==> flow/design.v <==
`timescale 1ns / 1ps
module mux_2x1_rtl(in_0, in_1, select, out);
	input	select;
	input in_0; 
	input in_1;
	output out;
	assign out = (in_0 && ~select) || (in_1 && select);
endmodule
`timescale 1ns / 1ps
module mux_4x1_behavioral(in_0, in_1, in_2, in_3, select, out);
	input in_0;
	input in_1;
	input in_2;
	input in_3;
	input [1:0] select;
	output out;
	reg out;
	always@(select, in_0, in_1, in_2, in_3)
	begin
		case(select)
			2'b00: out = in_0;
			2'b01: out = in_1;
			2'b10: out = in_2;
			2'b11: out = in_3;
		endcase
	end
endmodule
`timescale 1ns / 1ps
module bfa_gl(in_0, in_1, carry_in, result, carry_out);
	input in_0, in_1, carry_in;
	output result, carry_out;
	wire w_xor, w_and_0, w_and_1;
	xor X0(w_xor, in_0, in_1);
	xor X1(result, w_xor, carry_in);
	and A0(w_and_0, w_xor, carry_in);
	and A1(w_and_1, in_0, in_1);
	or O1(carry_out, w_and_0, w_and_1);
endmodule
`timescale 1ns / 1ps
module alu_bitslice(in_a, in_b, in_carry, in_control, out_carry, out_result);
	input in_a, in_b, in_carry;
	input [2:0] in_control;
	wire w_xor_b_c0, w_invert_a, w_and_a_b, w_or_a_b, w_sum, w_2x1;
	output out_result;
	output out_carry;
	xor (w_xor_b_c0, in_b, in_control[0]);
	or  (w_or_a_b, in_a, w_xor_b_c0);
	and (w_and_a_b, in_a, w_xor_b_c0);
	not (w_invert_a, in_a);
	bfa_gl bfa (in_a, w_xor_b_c0, in_carry, w_sum, out_carry);
	mux_2x1_rtl mux_2x1 (w_invert_a, w_xor_b_c0, in_control[0], w_2x1);
	mux_4x1_behavioral mux_4x1 (w_sum, w_or_a_b, w_and_a_b, w_2x1, in_control[2:1], out_result);
endmodule
`timescale 1ns / 1ps
module n_bit_alu(a_in, b_in, control_in, sum_out, carry_out, overflow_out, zero_out);
	parameter n = 8;
	input [7:0] a_in;
	input [7:0] b_in;
	input [2:0] control_in;
	output [7:0] sum_out; 
	output carry_out, overflow_out, zero_out;
	wire [8:0] carry;
	wire is_zero_out;
	and is_zero(is_zero_out, ~sum_out[0], ~sum_out[1], ~sum_out[2], ~sum_out[3], ~sum_out[4], ~sum_out[5], ~sum_out[6], ~sum_out[7]);
	genvar i;
	assign carry_out = carry[n];
	assign overflow_out = carry[n - 1] ^ carry[n];
	assign zero_out = is_zero_out;
	assign carry[0] = control_in[0];
	alu_bitslice adder(a_in[0], b_in[0], carry[0], control_in, carry[1], sum_out[0]); 
	generate 
		for (i = 1; i < n; i = i + 1)
			begin: aluBitGen
				alu_bitslice adder(a_in[i], b_in[i], carry[i], control_in, carry[i+1], sum_out[i]);
			end
	endgenerate
endmodule
`timescale 1ns / 1ps
module acc_cpu(
	input clk,
	input rst,
	output [7:0] imem_addr,
	input [15:0] imem_rdata,
	output reg dmem_req,
	output reg dmem_we,
	output reg [7:0] dmem_addr,
	output [7:0] dmem_wdata,
	input dmem_ack,
	input [7:0] dmem_rdata,
	input [7:0] in_data,
	input in_valid,
	output in_ready,
	output [7:0] out_data,
	output out_valid,
	input out_ready,
	output halted,
	output [7:0] acc,
	output flag_c,
	output flag_z,
	output flag_v
);
parameter S_F0 = 4'd0;    
parameter S_F1 = 4'd1;    
parameter S_DEC = 4'd2;   
parameter S_IND = 4'd3;   
parameter S_MEM = 4'd4;   
parameter S_EX = 4'd5;    
parameter S_ST = 4'd6;    
parameter S_MUL = 4'd7;   
parameter S_DIV = 4'd8;   
parameter S_DIVW = 4'd9;  
parameter S_IN = 4'd10;   
parameter S_OUT = 4'd11;  
parameter S_NX = 4'd12;   
parameter S_HLT = 4'd13;  
reg [3:0] state;
reg [7:0] pc, npc;
reg [15:0] ir;
reg [7:0] ACC;
reg C, Z, V;
reg [7:0] mdata;
reg [7:0] JSRaddrReg;
reg [7:0] InteruptAdrReg;
reg [3:0] HVPIReg;
reg [7:0] MULreg, MULreg2;
reg [7:0] DIVreg;
reg ev_ov, ev_bi, ev_ba;
wire [4:0] op = ir[15:11];
wire [2:0] mode = ir[10:8];
wire [7:0] imm = ir[7:0];
wire is_alu = (op[4:3] == 2'b00);
wire is_ld = (op == 5'b01000);
wire is_st = (op == 5'b01001);
wire is_shl = (op == 5'b01010);
wire is_shr = (op == 5'b01011);
wire is_in = (op == 5'b01100);
wire is_out = (op == 5'b01101);
wire is_hlt = (op == 5'b01110);
wire is_hv = (op == 5'b01111);
wire is_mul = (op == 5'b11000);
wire is_div = (op == 5'b11001);
wire is_br = (op == 5'b11010);
wire is_bz = (op == 5'b11011);
wire is_jsr = (op == 5'b11100);
wire is_rts = (op == 5'b11101);
wire is_rti = (op == 5'b11110);
wire is_bad = (op[4:3] == 2'b10) || (op == 5'b11111);
wire bad_mode = (is_alu || is_ld) && (mode > 3'd2);
reg [7:0] alu_b;
reg [2:0] alu_ctl;
wire [7:0] alu_out;
wire alu_c, alu_v, alu_z;
n_bit_alu ALU(ACC, alu_b, alu_ctl, alu_out, alu_c, alu_v, alu_z);
always @(*) begin
	alu_b = (mode == 3'd0) ? imm : mdata;
	alu_ctl = op[2:0];
	if (state == S_MUL) begin
		alu_b = MULreg2;
		alu_ctl = 3'b000;
	end else if (state == S_DIV) begin
		alu_b = imm;
		alu_ctl = 3'b001;
	end
end
wire ovf_en = (HVPIReg == 4'b0000) || HVPIReg[0];
wire bi_en = (HVPIReg == 4'b0000) || HVPIReg[1];
wire ba_en = (HVPIReg == 4'b0000) || HVPIReg[2];
assign imem_addr = pc;
assign dmem_wdata = ACC;
assign in_ready = (state == S_IN);
assign out_valid = (state == S_OUT);
assign out_data = ACC;
assign halted = (state == S_HLT);
assign acc = ACC;
assign flag_c = C;
assign flag_z = Z;
assign flag_v = V;
always @(posedge clk) begin
	if (rst) begin
		state <= S_F0;
		pc <= 8'd0;
		npc <= 8'd0;
		ir <= 16'd0;
		ACC <= 8'd0;
		C <= 1'b0;
		Z <= 1'b0;
		V <= 1'b0;
		mdata <= 8'd0;
		JSRaddrReg <= 8'd0;
		InteruptAdrReg <= 8'd0;
		HVPIReg <= 4'd0;
		MULreg <= 8'd0;
		MULreg2 <= 8'd0;
		DIVreg <= 8'd0;
		ev_ov <= 1'b0;
		ev_bi <= 1'b0;
		ev_ba <= 1'b0;
		dmem_req <= 1'b0;
		dmem_we <= 1'b0;
		dmem_addr <= 8'd0;
	end else begin
		case (state)
		S_F0: begin
			ev_ov <= 1'b0;
			ev_bi <= 1'b0;
			ev_ba <= 1'b0;
			state <= S_F1;
		end
		S_F1: begin
			ir <= imem_rdata;
			state <= S_DEC;
		end
		S_DEC: begin
			npc <= pc + 8'd1;
			if (bad_mode) begin
				ev_ba <= 1'b1;
				state <= S_NX;
			end else if (is_bad) begin
				ev_bi <= 1'b1;
				state <= S_NX;
			end else if ((is_alu || is_ld) && mode == 3'd1) begin
				dmem_req <= 1'b1;
				dmem_we <= 1'b0;
				dmem_addr <= imm;
				state <= S_MEM;
			end else if ((is_alu || is_ld) && mode == 3'd2) begin
				dmem_req <= 1'b1;
				dmem_we <= 1'b0;
				dmem_addr <= imm;
				state <= S_IND;
			end else if (is_alu || is_ld) begin
				state <= S_EX;
			end else if (is_st) begin
				dmem_req <= 1'b1;
				dmem_we <= 1'b1;
				dmem_addr <= imm;
				state <= S_ST;
			end else if (is_mul) begin
				MULreg <= imm;
				MULreg2 <= ACC;
				state <= S_MUL;
			end else if (is_div) begin
				if (imm == 8'd0) begin
					ACC <= 8'hff;
					state <= S_NX;
				end else begin
					DIVreg <= 8'd0;
					state <= S_DIV;
				end
			end else if (is_in) begin
				state <= S_IN;
			end else if (is_out) begin
				state <= S_OUT;
			end else if (is_hlt) begin
				state <= S_HLT;
			end else begin
				if (is_shl) ACC <= {ACC[6:0], 1'b0};
				if (is_shr) ACC <= {1'b0, ACC[7:1]};
				if (is_hv) HVPIReg <= imm[3:0];
				if (is_br || (is_bz && Z)) npc <= imm;
				if (is_jsr) begin
					JSRaddrReg <= pc + 8'd1;
					npc <= imm;
				end
				if (is_rts) npc <= JSRaddrReg;
				if (is_rti) npc <= InteruptAdrReg;
				state <= S_NX;
			end
		end
		S_IND: begin
			if (dmem_ack) begin
				dmem_req <= 1'b0;
				dmem_addr <= dmem_rdata;
				state <= S_MEM;
			end else if (!dmem_req) begin
				dmem_req <= 1'b1;
			end
		end
		S_MEM: begin
			if (dmem_ack) begin
				dmem_req <= 1'b0;
				mdata <= dmem_rdata;
				state <= S_EX;
			end else begin
				dmem_req <= 1'b1;
			end
		end
		S_EX: begin
			if (is_ld) begin
				ACC <= (mode == 3'd0) ? imm : mdata;
			end else begin
				ACC <= alu_out;
				C <= alu_c;
				Z <= alu_z;
				V <= alu_v;
				ev_ov <= alu_v;
			end
			state <= S_NX;
		end
		S_ST: begin
			if (dmem_ack) begin
				dmem_req <= 1'b0;
				dmem_we <= 1'b0;
				state <= S_NX;
			end
		end
		S_MUL: begin
			ACC <= alu_out;
			MULreg <= MULreg - 8'd1;
			if (MULreg == 8'd2) state <= S_NX;
		end
		S_DIV: begin
			if (alu_c) begin
				ACC <= alu_out;
				DIVreg <= DIVreg + 8'd1;
			end else begin
				state <= S_DIVW;
			end
		end
		S_DIVW: begin
			ACC <= DIVreg;
			state <= S_NX;
		end
		S_IN: begin
			if (in_valid) begin
				ACC <= in_data;
				state <= S_NX;
			end
		end
		S_OUT: begin
			if (out_ready) state <= S_NX;
		end
		S_NX: begin
			if (ev_ov && ovf_en) begin
				InteruptAdrReg <= npc;
				pc <= 8'd100;
			end else if (ev_bi && bi_en) begin
				InteruptAdrReg <= npc;
				pc <= 8'd110;
			end else if (ev_ba && ba_en) begin
				InteruptAdrReg <= npc;
				pc <= 8'd120;
			end else begin
				pc <= npc;
			end
			state <= S_F0;
		end
		S_HLT: begin
		end
		default: state <= S_F0;
		endcase
	end
end
endmodule
# [Reports on acc_cpu]
# What the tools print for acc_cpu, step after step.
# Line numbers count from 1 in the design file above.
# Cell names lack the library's common part.
# A cell with n/a has no value.
[setup] top_module="acc_cpu" clock_port="clk" lib="sky130hd" corner="tt_025C_1v80"

# [After elaboration]
# Yosys after proc, flatten, opt, wreduce and memory -nomap, before mapping. Memory bits, and registers merged into a memory's read port (data or address), are not among the register bits. Print and check cells are not counted. Equal cells are merged and count once.
[classes] muxes=120 reduce_and_logical=70 logic=94 n_cmp=1 n_eq=64 n_addsub=3
[ops] operator="two-way mux 8 bit" n=65
[ops] operator="two-way mux 4 bit" n=14
[ops] operator="case mux 4 bit (select 12 bit)" n=1
[ops] operator="case mux 8 bit (select 6 bit)" n=1
[ops] operator="case mux 8 bit (select 2 bit)" n=3
[ops] operator="inequality test 2 bit (second input constant)" n=20
[ops] operator="== test 5 x 4 -> 1 bit (second input constant)" n=8
[ops] operator="== test 5 bit (second input constant)" n=8
[ops] operator="case mux 1 bit (select 4 bit)" n=8
[ops] operator="inverter 1 bit" n=30
[ops] operator="AND reduction 13 bit" n=2
[ops] operator="XOR 1 bit" n=25
[ops] operator="== test 4 bit (second input constant)" n=6
[ops] operator="AND reduction 8 bit" n=3
[ops] operator="bitwise AND 1 bit" n=23
[ops] operator="logical AND 1 bit" n=23
[ops] operator="AND reduction 6 bit" n=3
[ops] operator="two-way mux 3 bit" n=6
[ops] operator="two-way mux 1 bit" n=17
[ops] operator="OR 1 bit" n=16
[ops] operator="== test 4 x 3 -> 1 bit (second input constant)" n=4
[ops] operator="adder 8 x 1 -> 8 bit (second input constant)" n=2
[ops] operator="AND reduction 15 bit" n=1
[ops] operator="logical OR 1 bit" n=14
[ops] operator="nonzero test 2 bit" n=6
[ops] operator="inequality test 3 bit (second input constant)" n=4
[ops] operator="inequality test 4 bit (second input constant)" n=3
[ops] operator="AND reduction 11 bit" n=1
# Other operator kinds: 22; their cells: 35.
[word_totals] regBits=112

# [Longest topological paths]
# Yosys ltp: most cells in a row. Word level: on the elaborated netlist, between registers, memories and ports. Mapped: between sequential cells and ports; inverters and the memories' decode and read muxes count.
[logic_depth] ltp_word=25 abc_area=0 mapped_depth=22 depth_no_buf=19

# [After synthesis]
# The flow's flattened synthesis, as Yosys stat reports it; memories are mapped. The netlist is that of the ABC_AREA named above (0 if unset); the other value can give another one.
# The area totals of this step are shown rounded.
[by_type] cell="dfxtp_1" n=122 type_area_um2=2.44E+03
[by_type] cell="mux2i_1" n=52 type_area_um2=520.499
[by_type] cell="nor2_1" n=125 type_area_um2=469.2
[by_type] cell="a21oi_1" n=69 type_area_um2=345.331
[by_type] cell="nand2_1" n=69 type_area_um2=258.998
[by_type] cell="ha_1" n=20 type_area_um2=250.24
[by_type] cell="buf_4" n=26 type_area_um2=195.187
[by_type] cell="o21ai_0" n=35 type_area_um2=175.168
[by_type] cell="clkbuf_1" n=39 type_area_um2=146.39
[by_type] cell="fa_1" n=7 type_area_um2=140.134
[by_type] cell="nand3_1" n=27 type_area_um2=135.13
[by_type] cell="inv_1" n=32 type_area_um2=120.115
[by_type] cell="nor3_1" n=24 type_area_um2=120.115
[by_type] cell="a211oi_1" n=15 type_area_um2=112.608
[by_type] cell="mux2_2" n=10 type_area_um2=112.608
[by_type] cell="nand2b_1" n=17 type_area_um2=106.352
[by_type] cell="xnor2_1" n=12 type_area_um2=105.101
[by_type] cell="xor2_1" n=11 type_area_um2=96.342
# Not listed: further types 68, cells in them 200.
[synth_totals] flip_flops=122 seqArea_um2=2442 mapped_area_um2=7431 buf_cells=86 cell_count=912
# By module: a second synthesis without flattening, with its own total; a netlist apart from the flattened one above.
[unflattened] hier_cells=883 hier_area_um2=7405
# Each row is one instance without its submodules.
[modules] module="acc_cpu" n_inst=1 mod_area_um2=6716 cells=823
[modules] module="alu_bitslice" n_inst=8 mod_area_um2=25.0 cells=4
[modules] module="mux_4x1_behavioral" n_inst=8 mod_area_um2=22.5 cells=1
[modules] module="bfa_gl" n_inst=8 mod_area_um2=20.0 cells=1
[modules] module="mux_2x1_rtl" n_inst=8 mod_area_um2=15.0 cells=1
[modules] module="n_bit_alu" n_inst=1 mod_area_um2=27.5 cells=4

# [Timing after synthesis]
# OpenSTA on the mapped netlist: ideal clock, no wires. The path of least setup slack (recovery checks aside). Input and output delay are each 20% of the period. Register names are those of the netlist, which keeps one name where synthesis merged equal registers.
[synth_path] path_kind="register to register" from="register ir[10]" to="register ACC[4]" setup_slack_ns=1.525 t_arrival_ns=5.337 t_first_pin_ns=0.000 path_delay_ns=5.474 setup_time_ns=0.137 tclk_ns=7.0 stages=23 n_path_buf=4 t_required_ns=6.863 synth_period_reached_ns=5.475
# "path_delay_ns" = arrival - input delay + setup time.
# "stages" counts driving pins, that of a launching flip-flop among them; a cell with two outputs on the path counts twice.
# "synth_period_reached_ns" is the clock period less the worst setup slack; recovery checks do not enter. This is arithmetic on one report: input and output delays are still those of the set period (20% each).
# The rows between start and end are the longest chain of elaborated cells between them; the timing report does not say that the signal goes this way. Where chains are equally long, one stands for them.
# Each line given opens the expression or statement behind the cell; cells for indexed reads and writes are added by Yosys, which also makes memories of some case tables.
# At most two assigning lines are given for a register; there are more.
[synth_via] cell_sequence="dfxtp_1 > buf_6 > or3_4 > buf_6 > mux2i_1 > xnor2_1 > nor2_1 > a21oi_1 > mux2_2 > fa_1 > fa_1 > fa_1 > fa_1 > fa_1 > fa_1 > inv_1 > fa_1 > a21oi_1 > and3_1 > buf_4 > buf_6 > nor2_1 > a211oi_2" elab_chain_len=24 cone_cells=67
[synth_rtl] item="start, declared" line=118 source="reg [15:0] ir;"
[synth_rtl] item="start, assigned" line=183 source="ir <= 16'd0;"
[synth_rtl] item="start, assigned" line=210 source="ir <= imem_rdata;"
[synth_rtl] item="logical NOT 3 bit" line=155 source="alu_b = (mode == 3'd0) ? imm : mdata;"
[synth_rtl] item="two-way mux 8 bit" line=155
[synth_rtl] item="two-way mux 8 bit" line=160 source="end else if (state == S_DIV) begin"
[synth_rtl] item="two-way mux 8 bit" line=157 source="if (state == S_MUL) begin"
[synth_rtl] item="XOR 1 bit" line=46 source="xor (w_xor_b_c0, in_b, in_control[0]);"
[synth_rtl] item="XOR 1 bit" line=33 source="xor X0(w_xor, in_0, in_1);"
[synth_rtl] item="bitwise AND 1 bit" line=35 source="and A0(w_and_0, w_xor, carry_in);"
[synth_rtl] item="[... 10 more ...]"
[synth_rtl] item="OR 1 bit" line=37 source="or O1(carry_out, w_and_0, w_and_1);"
[synth_rtl] item="bitwise AND 1 bit" line=35
[synth_rtl] item="OR 1 bit" line=37
[synth_rtl] item="bitwise AND 1 bit" line=35
[synth_rtl] item="OR 1 bit" line=37
[synth_rtl] item="two-way mux 8 bit" line=313 source="if (alu_c) begin"
[synth_rtl] item="case mux 8 bit (select 6 bit)" line=202 source="case (state)"
[synth_rtl] item="end, assigned" line=257 source="if (is_shl) ACC <= {ACC[6:0], 1'b0};"
[synth_rtl] item="end, assigned" line=258 source="if (is_shr) ACC <= {1'b0, ACC[7:1]};"
[synth_rtl] item="end, declared" line=119 source="reg [7:0] ACC;"

# [Path in the finished layout]
# Path of least setup slack in the final report of record 1 (OpenROAD, finished layout, wires in). Where an end is a register, its clock arrival counts in the times.
[layout_path] path_kind="register to register" from="register ir[8]" to="register ACC[7]" stages=17 t_arrival_ns=6.08 n_path_buf=0 tclk_ns=5.98 setup_time_ns=0.08 setup_slack_ns=0.24 t_required_ns=6.32 t_first_pin_ns=0.42
# The rows between start and end are the longest chain of elaborated cells between them; the timing report does not say that the signal goes this way. Where chains are equally long, one stands for them.
# At most two assigning lines are given for a register; there are more.
[layout_via] cell_sequence="dfxtp_1 > or3_4 > a311oi_4 > o21ai_0 > mux2_2 > fa_1 > fa_1 > fa_1 > fa_1 > fa_1 > fa_1 > inv_1 > fa_1 > a21oi_1 > and3_1 > and4_1 > nor3_1" elab_chain_len=24 cone_cells=67
[layout_rtl] item="start, declared" line=118 source="reg [15:0] ir;"
[layout_rtl] item="start, assigned" line=183 source="ir <= 16'd0;"
[layout_rtl] item="start, assigned" line=210 source="ir <= imem_rdata;"
[layout_rtl] item="logical NOT 3 bit" line=155 source="alu_b = (mode == 3'd0) ? imm : mdata;"
[layout_rtl] item="two-way mux 8 bit" line=155
[layout_rtl] item="two-way mux 8 bit" line=160 source="end else if (state == S_DIV) begin"
[layout_rtl] item="two-way mux 8 bit" line=157 source="if (state == S_MUL) begin"
[layout_rtl] item="XOR 1 bit" line=46 source="xor (w_xor_b_c0, in_b, in_control[0]);"
[layout_rtl] item="XOR 1 bit" line=33 source="xor X0(w_xor, in_0, in_1);"
[layout_rtl] item="bitwise AND 1 bit" line=35 source="and A0(w_and_0, w_xor, carry_in);"
[layout_rtl] item="[... 10 more ...]"
[layout_rtl] item="OR 1 bit" line=37 source="or O1(carry_out, w_and_0, w_and_1);"
[layout_rtl] item="bitwise AND 1 bit" line=35
[layout_rtl] item="OR 1 bit" line=37
[layout_rtl] item="XOR 1 bit" line=34 source="xor X1(result, w_xor, carry_in);"
[layout_rtl] item="case mux 1 bit (select 4 bit)" line=20 source="case(select)"
[layout_rtl] item="two-way mux 8 bit" line=313 source="if (alu_c) begin"
[layout_rtl] item="case mux 8 bit (select 6 bit)" line=202 source="case (state)"
[layout_rtl] item="end, assigned" line=257 source="if (is_shl) ACC <= {ACC[6:0], 1'b0};"
[layout_rtl] item="end, assigned" line=258 source="if (is_shr) ACC <= {1'b0, ACC[7:1]};"
[layout_rtl] item="end, declared" line=119 source="reg [7:0] ACC;"

## Implementation results

Below are 3 stored runs of the flow (Yosys, OpenROAD; platform sky130hd) on acc_cpu, each with its settings and what was measured, unordered. Constraints: input delay and output delay 20% of the set period each, output load 0.01 pF.
"achieved clock period" = clock period - worst setup slack. The figure is calculated, with input and output delays left at 20% of the set period.
"worst setup path time" = time allowed to the worst setup path (clock period - input delay - output delay, where it has them) - its slack; a late launch clock adds to it, a late capture clock takes from it.
"power" is the tool's figure for a default switching activity; nothing was simulated.
Measured values are rounded.
[record 1] settings: CORE_UTILIZATION=40, PLACE_DENSITY=0.6, period_ns=5.98, CAP_MARGIN=20, CORE_MARGIN=2, SLEW_MARGIN=20
[record 1] result: chip area after synthesis (Yosys) 7431 µm², die area 19680 µm², standard-cell area of the final layout 8802 µm², worst setup slack after layout 0.240 ns, worst hold slack 0.458 ns, power 2093 µW, achieved clock period 5.740 ns, worst setup path time 5.74 ns, worst setup path kind register to register
[record 2] settings: CORE_UTILIZATION=40, PLACE_DENSITY=0.6, period_ns=7.0, CAP_MARGIN=20, CORE_MARGIN=2, SLEW_MARGIN=20
[record 2] result: chip area after synthesis (Yosys) 7431 µm², die area 19680 µm², standard-cell area of the final layout 8781 µm², worst setup slack after layout 1.101 ns, worst hold slack 0.454 ns, power 1855 µW, achieved clock period 5.899 ns, worst setup path time 5.90 ns, worst setup path kind register to register
[record 3] settings: CORE_UTILIZATION=40, PLACE_DENSITY=0.6, SETUP_SLACK_MARGIN=0.77, period_ns=5.98, CAP_MARGIN=20, CORE_MARGIN=2, SLEW_MARGIN=20
[record 3] result: chip area after synthesis (Yosys) 7431 µm², die area 19680 µm², standard-cell area of the final layout 9010 µm², worst setup slack after layout 0.928 ns, worst hold slack 0.457 ns, power 2277 µW, achieved clock period 5.052 ns, worst setup path time 5.05 ns, worst setup path kind register to register
